==> flow/design.v <==
module band_scale(POT, audio, scaled, rst_n, clk);
input rst_n, clk;
input [11:0]POT;
input signed [15:0]audio;
output [15:0]scaled;
logic [23:0]potSq;
logic signed [12:0]signedPot; 
logic signed [28:0]FIRscaled; 
logic flagPos, flagNeg, upperZero, upperOnes;
logic [23:0] potSq_q1;
assign potSq = POT*POT;
always_ff @(posedge clk, negedge rst_n) begin
  if (!rst_n)
    potSq_q1 <= '0;
  else
    potSq_q1 <= potSq;
end
assign signedPot = {1'b0, potSq_q1[23:12]};
assign FIRscaled = signedPot * audio;
assign upperZero = !(FIRscaled[27] && FIRscaled[26] && FIRscaled[25]);
assign upperOnes = FIRscaled[27] || FIRscaled[26] || FIRscaled[25];
assign flagNeg = (FIRscaled[28] && upperZero);
assign flagPos = (!FIRscaled[28] && upperOnes);
assign scaled = flagNeg ? 16'h8000 :
		flagPos ? 16'h7FFF : 
		FIRscaled[25:10];
endmodule
module EQ_Engine(clk, rst_n, lft_lp_out, rght_lp_out, lft_b1_out, rght_b1_out, lft_b2_out, rght_b2_out, lft_b3_out, rght_b3_out, lft_hp_out, rght_hp_out, aud_out_lft, aud_out_rght, POT_LP, POT_B1, POT_B2, POT_B3, POT_HP, VOL_POT);
input clk, rst_n;
input [11:0] POT_LP, POT_B1, POT_B2, POT_B3, POT_HP, VOL_POT;
input signed [15:0] lft_lp_out, rght_lp_out, lft_b1_out, rght_b1_out, lft_b2_out, rght_b2_out, lft_b3_out, rght_b3_out, lft_hp_out, rght_hp_out;
output [15:0] aud_out_lft, aud_out_rght;
logic signed [15:0] scaled_lp_lft, scaled_b1_lft, scaled_b2_lft, scaled_b3_lft, scaled_hp_lft, scaled_lp_rght, scaled_b1_rght, scaled_b2_rght, scaled_b3_rght, scaled_hp_rght;
logic signed [15:0] scaled_lp_lft_ff, scaled_b1_lft_ff, scaled_b2_lft_ff, scaled_b3_lft_ff, scaled_hp_lft_ff, scaled_lp_rght_ff, scaled_b1_rght_ff, scaled_b2_rght_ff, scaled_b3_rght_ff, scaled_hp_rght_ff;
logic signed [15:0] band_scale_sum_lft_ff, band_scale_sum_rght_ff, band_scale_sum_rght, band_scale_sum_lft;
logic signed [28:0] aud_out_mult_lft, aud_out_mult_rght;
band_scale bsleftlp(.POT(POT_LP), .audio(lft_lp_out), .scaled(scaled_lp_lft_ff), .clk(clk), .rst_n(rst_n));
band_scale bsleftb1(.POT(POT_B1), .audio(lft_b1_out), .scaled(scaled_b1_lft_ff), .clk(clk), .rst_n(rst_n));
band_scale bsleftb2(.POT(POT_B2), .audio(lft_b2_out), .scaled(scaled_b2_lft_ff), .clk(clk), .rst_n(rst_n));
band_scale bsleftb3(.POT(POT_B3), .audio(lft_b3_out), .scaled(scaled_b3_lft_ff), .clk(clk), .rst_n(rst_n));
band_scale bslefthp(.POT(POT_HP), .audio(lft_hp_out), .scaled(scaled_hp_lft_ff), .clk(clk), .rst_n(rst_n));
assign band_scale_sum_lft_ff = (scaled_lp_lft + scaled_b1_lft + scaled_b2_lft + scaled_b3_lft + scaled_hp_lft);
assign aud_out_mult_lft = (band_scale_sum_lft * $signed({1'b0, VOL_POT}));
assign aud_out_lft = aud_out_mult_lft [27:12];
band_scale bsrightlp(.POT(POT_LP), .audio(rght_lp_out), .scaled(scaled_lp_rght_ff), .clk(clk), .rst_n(rst_n));
band_scale bsrightb1(.POT(POT_B1), .audio(rght_b1_out), .scaled(scaled_b1_rght_ff), .clk(clk), .rst_n(rst_n));
band_scale bsrightb2(.POT(POT_B2), .audio(rght_b2_out), .scaled(scaled_b2_rght_ff), .clk(clk), .rst_n(rst_n));
band_scale bsrightb3(.POT(POT_B3), .audio(rght_b3_out), .scaled(scaled_b3_rght_ff), .clk(clk), .rst_n(rst_n));
band_scale bsrighthp(.POT(POT_HP), .audio(rght_hp_out), .scaled(scaled_hp_rght_ff), .clk(clk), .rst_n(rst_n));
assign band_scale_sum_rght_ff = (scaled_lp_rght + scaled_b1_rght + scaled_b2_rght + scaled_b3_rght + scaled_hp_rght);
assign aud_out_mult_rght = (band_scale_sum_rght * $signed({1'b0, VOL_POT}));
assign aud_out_rght = aud_out_mult_rght [27:12];
always_ff @(posedge clk, negedge rst_n) begin
  if (!rst_n) begin
    scaled_lp_lft <= '0;
    scaled_b1_lft <= '0;
    scaled_b2_lft <= '0;
    scaled_b3_lft <= '0;
    scaled_hp_lft <= '0;
    scaled_lp_rght <= '0;
    scaled_b1_rght <= '0;
    scaled_b2_rght <= '0;
    scaled_b3_rght <= '0;
    scaled_hp_rght <= '0;
  end
  else begin
    scaled_lp_lft <= scaled_lp_lft_ff;
    scaled_b1_lft <= scaled_b1_lft_ff;
    scaled_b2_lft <= scaled_b2_lft_ff;
    scaled_b3_lft <= scaled_b3_lft_ff;
    scaled_hp_lft <= scaled_hp_lft_ff;
    scaled_lp_rght <= scaled_lp_rght_ff;
    scaled_b1_rght <= scaled_b1_rght_ff;
    scaled_b2_rght <= scaled_b2_rght_ff;
    scaled_b3_rght <= scaled_b3_rght_ff;
    scaled_hp_rght <= scaled_hp_rght_ff;
  end
end
always_ff @(posedge clk, negedge rst_n) begin
  if (!rst_n) begin
    band_scale_sum_lft <= '0;
    band_scale_sum_rght <= '0;
  end
  else begin
    band_scale_sum_lft <= band_scale_sum_lft_ff;
    band_scale_sum_rght <= band_scale_sum_rght_ff;
  end
end
endmodule
======== Reports on EQ_Engine ========
Tool output for the design above, in the order of the flow.
Lines are those of the file above, counted from 1.
Operators: Yosys type, input widths -> output width; for muxes data width and select width s.
The mark - stands for no value.
set-up
  top ..................................... EQ_Engine
  clock port .............................. clk
  standard-cell library ................... sky130hd
  library corner .......................... tt_025C_1v80

======== Word-level counts ========
Source: Yosys, flattened and elaborated, memories not mapped. Widths are those after wreduce; folded enables and synchronous resets count as part of the registers. Registers that Yosys merges into a memory's read port (data or address) are not register bits. Print and check cells do not count. Equal cells are merged and count once.
storage and ports
  register bits ........................... 312
  bits in latches ......................... 0
  RAM bits ................................ 0
  ROM bits ................................ 0
  clocked read ports x word width ......... 0
  memory cells ............................ 0
  bits of input ports ..................... 234
  output and inout bits ................... 32
  cells after elaboration ................. 142
cells by class
  add/sub/neg operators ................... 8
  multiply operators ...................... 17
  div/mod/pow operators ................... 0
  $lt $le $gt $ge ......................... 0
  eq/ne operators ......................... 0
  shift-type cells ........................ 0
  multiplexer cells ....................... 20
  bitwise logic cells ..................... 0
  reductions and logical operators ........ 80
operators by type and width
  cell               number
  $mul 13x16->29     10
  $mul 12x12->24     5
  $mul 16x13->28     2
  $mux 16            20
  $add 16x16->16     8
  $logic_and 1x1->1  40
  $logic_or 1x1->1   20
  $logic_not 1->1    20

======== Longest topological paths ========
Depth = most cells in a row (Yosys ltp): at word level without a register or memory, in the mapped netlist without a sequential cell, where the memories' decode and read muxes count.
logic depth
  word-level depth ........................ 6
  ABC_AREA ................................ 0
  depth in mapped cells ................... 27
  gate-level depth less buffers ........... 24

======== After synthesis ========
Source: synth_stat.txt of the flow (Yosys; design flattened, memories mapped). It holds for the ABC_AREA given above (unset counts as 0); a run with the other value may have another netlist.
cells by type
  cell                       number  area in all (um2)
  sky130_fd_sc_hd__fa_1      2591    5.19E+04
  sky130_fd_sc_hd__ha_1      1062    1.33E+04
  sky130_fd_sc_hd__inv_1     3311    1.24E+04
  sky130_fd_sc_hd__and2_1    1377    8.61E+03
  sky130_fd_sc_hd__dfrtp_1   252     6.31E+03
  sky130_fd_sc_hd__nand2_1   1308    4.91E+03
  sky130_fd_sc_hd__xnor2_1   262     2.29E+03
  sky130_fd_sc_hd__clkbuf_1  473     1.78E+03
  sky130_fd_sc_hd__o21a_1    145     1.09E+03
  sky130_fd_sc_hd__a21oi_1   212     1.06E+03
  sky130_fd_sc_hd__nor2_1    261     979.69
  sky130_fd_sc_hd__xor2_1    103     902.115
  sky130_fd_sc_hd__o21ai_0   98      490.47
  sky130_fd_sc_hd__a21o_1    61      457.939
  sky130_fd_sc_hd__nor3_1    74      370.355
  sky130_fd_sc_hd__nor2b_1   57      356.592
  sky130_fd_sc_hd__nand2b_1  32      200.192
  sky130_fd_sc_hd__nand4_1   31      193.936
Not listed: further types 55, cells in them 342.
synthesis totals
  mapped cells ............................ 12052
  cell area after synthesis ............... 110165.7 um2
  sequential area ......................... 6306.0 um2
  mapped flip-flops ....................... 252
  buffers ................................. 481
By module: a second synthesis without flattening, with its own total; a netlist apart from the flattened one above.
unflattened totals
  cell total of the unflattened synthesis .. 14599
  area (unflattened synthesis) ............ 133797.1 um2
Rows give one instance, submodules left out.
by module
  module      times used  cells  area (um2)  seq. area (um2)
  band_scale  10          1261   11233.3     300.3
  EQ_Engine   1           1989   21464.3     4804.6

======== Path before layout ========
Path of least setup slack by OpenSTA after synthesis, without wires, with an ideal clock, recovery checks aside; 20% of the period is set as input and as output delay. Where synthesis merged equal registers, the netlist keeps one of their names.
timing post-synthesis
  kind .................................... input -> output
  start point ............................. input VOL_POT[1]
  end point ............................... output aud_out_rght[15]
  period .................................. 12.0 ns
  input delay ............................. 2.400 ns
  output delay ............................ 2.400 ns
  launch time at the first pin ............ 2.400 ns
  data arrival time ....................... 8.031 ns
  required time ........................... 9.600 ns
  slack ................................... 1.569 ns
  path delay .............................. 5.631 ns
  stages on the path ...................... 22
  buffers on the path ..................... 2
  period reached after synthesis .......... 10.431 ns
"path delay" is the arrival time less input delay plus setup time.
A path that ends at an output port has no setup time.
"stages on the path": output pins that drive a net of the path, with the launching flip-flop's if there is one; two outputs of one cell count as two.
"period reached after synthesis" = period - worst setup slack (recovery checks aside). The figure is calculated, with input and output delays left at 20% of the set period.
Between the ends stands the longest chain of elaborated cells between them, by number of cells; it is not shown to be the way that was timed. Of several equally long chains one is given.
A line is the first line of the expression or statement that the cell stems from. Yosys adds cells for indexed reads and writes and turns some case tables into memories.
on the way, post-synthesis
  cell sequence ........................... sky130_fd_sc_hd__clkbuf_1 sky130_fd_sc_hd__clkbuf_1 sky130_fd_sc_hd__nand2_1 sky130_fd_sc_hd__fa_1 sky130_fd_sc_hd__inv_1 sky130_fd_sc_hd__fa_1 sky130_fd_sc_hd__fa_1 sky130_fd_sc_hd__inv_1 sky130_fd_sc_hd__fa_1 sky130_fd_sc_hd__inv_1 sky130_fd_sc_hd__fa_1 sky130_fd_sc_hd__ha_1 sky130_fd_sc_hd__nand4_1 sky130_fd_sc_hd__a2111oi_0 sky130_fd_sc_hd__nor3_1 sky130_fd_sc_hd__or4_1 sky130_fd_sc_hd__nand3_1 sky130_fd_sc_hd__o41ai_1 sky130_fd_sc_hd__o21ai_0 sky130_fd_sc_hd__o21a_1 sky130_fd_sc_hd__nor2_1 sky130_fd_sc_hd__xnor2_1
  length of the longest elaborated chain .. 1
  elaborated cells on any way between the ends .. 1
  RTL lines with such cells ............... 1
  those cells by class .................... mul: 1
RTL lines, path post-synthesis
  item             line  text
  start, declared  30    input [11:0] POT_LP, POT_B1, POT_B2, POT_B3, POT_HP, VOL_POT;
  $mul 16x13->28   51    assign aud_out_mult_rght = (band_scale_sum_rght * $signed({1'b0, VOL_POT}));
  end, declared    32    output [15:0] aud_out_lft, aud_out_rght;

======== Timing after layout ========
Path of least setup slack in the final report of entry A (OpenROAD, finished layout, wires in). Where an end is a register, its clock arrival counts in the times.
timing post-layout
  kind .................................... input -> output
  start point ............................. input VOL_POT[6]
  end point ............................... output aud_out_rght[12]
  period .................................. 8.93 ns
  input delay ............................. 1.79 ns
  output delay ............................ 1.79 ns
  launch time at the first pin ............ 1.79 ns
  data arrival time ....................... 7.34 ns
  required time ........................... 7.14 ns
  slack ................................... -0.20 ns
  stages on the path ...................... 25
  buffers on the path ..................... 7
Between the ends stands the longest chain of elaborated cells between them, by number of cells; it is not shown to be the way that was timed. Of several equally long chains one is given.
on the way, post-layout
  cell sequence ........................... sky130_fd_sc_hd__clkdlybuf4s15_2 sky130_fd_sc_hd__buf_12 sky130_fd_sc_hd__buf_12 sky130_fd_sc_hd__nand2_1 sky130_fd_sc_hd__fa_1 sky130_fd_sc_hd__fa_1 sky130_fd_sc_hd__inv_1 sky130_fd_sc_hd__fa_1 sky130_fd_sc_hd__inv_1 sky130_fd_sc_hd__fa_1 sky130_fd_sc_hd__inv_1 sky130_fd_sc_hd__fa_1 sky130_fd_sc_hd__ha_4 sky130_fd_sc_hd__buf_6 sky130_fd_sc_hd__nand4_1 sky130_fd_sc_hd__a2111oi_4 sky130_fd_sc_hd__nor3_2 sky130_fd_sc_hd__or4_4 sky130_fd_sc_hd__nand3_4 sky130_fd_sc_hd__o41ai_4 sky130_fd_sc_hd__buf_4 sky130_fd_sc_hd__o21bai_4 sky130_fd_sc_hd__buf_6 sky130_fd_sc_hd__xor2_1 sky130_fd_sc_hd__buf_2
  length of the longest elaborated chain .. 1
  elaborated cells on any way between the ends .. 1
  RTL lines with such cells ............... 1
  those cells by class .................... mul: 1
RTL lines, path post-layout
  item             line  text
  start, declared  30    input [11:0] POT_LP, POT_B1, POT_B2, POT_B3, POT_HP, VOL_POT;
  $mul 16x13->28   51    assign aud_out_mult_rght = (band_scale_sum_rght * $signed({1'b0, VOL_POT}));
  end, declared    32    output [15:0] aud_out_lft, aud_out_rght;

==> results <==
Flow measurements of EQ_Engine on sky130hd: 4 stored runs with different settings, listed in no order. Input and output delays are each 20% of the period that was set; the output load is 0.01 pF.
"achieved clock period (ns)" means the clock period less the worst setup slack. The figure is calculated, with input and output delays left at 20% of the set period.
By "worst setup path time (ns)" is meant the share of the clock period that the worst setup path is allowed (20% is reserved at inputs, 20% at outputs), minus its slack. Clock arrival times at its registers enter into it.

Flow files of entry A
==> flow/run.sh <==
#!/bin/bash
# the make line also repeats the synthesis and layout settings of config.mk as NAME=value (left out here)
make -C /OpenROAD-flow-scripts/flow DESIGN_CONFIG=/design/flow/config.mk WORK_HOME=/design/flow/orfs CLKGATE_MAP_FILE= finish
==> flow/config.mk <==
export PLATFORM = sky130hd
export DESIGN_NAME = EQ_Engine
export DESIGN_NICKNAME = EQ_Engine
export VERILOG_FILES = /design/flow/design.v
export SDC_FILE = /design/flow/constraint.sdc
export NUM_CORES = 4
export LEC_CHECK = 0
export CAP_MARGIN = 20
export CELL_PAD_IN_SITES_GLOBAL_PLACEMENT = 2
export CORE_MARGIN = 2
export CORE_UTILIZATION = 31
export CTS_CLUSTER_DIAMETER = 39
export CTS_CLUSTER_SIZE = 81
export GPL_ROUTABILITY_DRIVEN = 0
export MAX_ROUTING_LAYER = met4
export PLACE_DENSITY_LB_ADDON = 0.12
export SLEW_MARGIN = 20
export TNS_END_PERCENT = 20
==> flow/constraint.sdc <==
create_clock -name core_clock -period 8.93 [get_ports {clk}]
set_input_delay 1.7860 -clock core_clock [delete_from_list [all_inputs] [get_ports {clk}]]
set_output_delay 1.7860 -clock core_clock [all_outputs]
set_load 0.01 [all_outputs]

report of entry A
yosys chip area after synthesis (um^2): 110165.7
finish__design__die__area: 360156.0
finish__design__instance__area__stdcell: 124309.0
finish__design__instance__utilization: 0.3519
finish__timing__setup__ws: -0.197
finish__timing__setup__tns: -1.082
finish__timing__hold__ws: 0.616
achieved clock period (ns): 9.127
worst setup path time (ns): 5.56
worst setup path kind: input -> output

Flow files of entry B
==> flow/run.sh <==
#!/bin/bash
# the make line also repeats the synthesis and layout settings of config.mk as NAME=value (left out here)
make -C /OpenROAD-flow-scripts/flow DESIGN_CONFIG=/design/flow/config.mk WORK_HOME=/design/flow/orfs CLKGATE_MAP_FILE= finish
==> flow/config.mk <==
export PLATFORM = sky130hd
export DESIGN_NAME = EQ_Engine
export DESIGN_NICKNAME = EQ_Engine
export VERILOG_FILES = /design/flow/design.v
export SDC_FILE = /design/flow/constraint.sdc
export NUM_CORES = 4
export LEC_CHECK = 0
export CAP_MARGIN = 20
export CELL_PAD_IN_SITES_GLOBAL_PLACEMENT = 3
export CORE_MARGIN = 10
export CORE_UTILIZATION = 54
export CTS_CLUSTER_DIAMETER = 73
export CTS_CLUSTER_SIZE = 72
export GPL_ROUTABILITY_DRIVEN = 1
export GPL_TIMING_DRIVEN = 1
export HOLD_SLACK_MARGIN = 0.23
export MIN_ROUTING_LAYER = met2
export PLACE_DENSITY_LB_ADDON = 0.27
export SLEW_MARGIN = 20
export TNS_END_PERCENT = 30
==> flow/constraint.sdc <==
create_clock -name core_clock -period 6.83 [get_ports {clk}]
set_input_delay 1.3660 -clock core_clock [delete_from_list [all_inputs] [get_ports {clk}]]
set_output_delay 1.3660 -clock core_clock [all_outputs]
set_load 0.01 [all_outputs]

report of entry B: did not finish, place, FLW-0024

Flow files of entry C
==> flow/run.sh <==
#!/bin/bash
# the make line also repeats the synthesis and layout settings of config.mk as NAME=value (left out here)
make -C /OpenROAD-flow-scripts/flow DESIGN_CONFIG=/design/flow/config.mk WORK_HOME=/design/flow/orfs CLKGATE_MAP_FILE= finish
==> flow/config.mk <==
export PLATFORM = sky130hd
export DESIGN_NAME = EQ_Engine
export DESIGN_NICKNAME = EQ_Engine
export VERILOG_FILES = /design/flow/design.v
export SDC_FILE = /design/flow/constraint.sdc
export NUM_CORES = 4
export LEC_CHECK = 0
export CAP_MARGIN = 15
export CELL_PAD_IN_SITES_DETAIL_PLACEMENT = 0
export CELL_PAD_IN_SITES_GLOBAL_PLACEMENT = 0
export CORE_ASPECT_RATIO = 1.68
export CORE_MARGIN = 2
export CORE_UTILIZATION = 53
export GPL_ROUTABILITY_DRIVEN = 1
export GPL_TIMING_DRIVEN = 0
export PLACE_DENSITY = 0.87
export SLEW_MARGIN = 20
==> flow/constraint.sdc <==
create_clock -name core_clock -period 6.43 [get_ports {clk}]
set_input_delay 1.2860 -clock core_clock [delete_from_list [all_inputs] [get_ports {clk}]]
set_output_delay 1.2860 -clock core_clock [all_outputs]
set_load 0.01 [all_outputs]

report of entry C
yosys chip area after synthesis (um^2): 110165.7
finish__design__die__area: 211645.0
finish__design__instance__area__stdcell: 128557.0
finish__design__instance__utilization: 0.6226
finish__timing__setup__ws: -1.912
finish__timing__setup__tns: -86.894
finish__timing__hold__ws: 0.520
achieved clock period (ns): 8.342
worst setup path time (ns): 5.77
worst setup path kind: input -> output

Flow files of entry D
==> flow/run.sh <==
#!/bin/bash
# the make line also repeats the synthesis and layout settings of config.mk as NAME=value (left out here)
make -C /OpenROAD-flow-scripts/flow DESIGN_CONFIG=/design/flow/config.mk WORK_HOME=/design/flow/orfs CLKGATE_MAP_FILE= finish
==> flow/config.mk <==
export PLATFORM = sky130hd
export DESIGN_NAME = EQ_Engine
export DESIGN_NICKNAME = EQ_Engine
export VERILOG_FILES = /design/flow/design.v
export SDC_FILE = /design/flow/constraint.sdc
export NUM_CORES = 4
export LEC_CHECK = 0
export CAP_MARGIN = 20
export CELL_PAD_IN_SITES_DETAIL_PLACEMENT = 2
export CELL_PAD_IN_SITES_GLOBAL_PLACEMENT = 3
export CORE_ASPECT_RATIO = 0.96
export CORE_MARGIN = 10
export CORE_UTILIZATION = 54
export CTS_CLUSTER_DIAMETER = 73
export CTS_CLUSTER_SIZE = 72
export GPL_ROUTABILITY_DRIVEN = 0
export GPL_TIMING_DRIVEN = 1
export HOLD_SLACK_MARGIN = 0.23
export MIN_ROUTING_LAYER = met2
export PLACE_DENSITY_LB_ADDON = 0.02
export SLEW_MARGIN = 20
export TNS_END_PERCENT = 30
==> flow/constraint.sdc <==
create_clock -name core_clock -period 6.83 [get_ports {clk}]
set_input_delay 1.3660 -clock core_clock [delete_from_list [all_inputs] [get_ports {clk}]]
set_output_delay 1.3660 -clock core_clock [all_outputs]
set_load 0.01 [all_outputs]

report of entry D: did not finish, place, FLW-0024
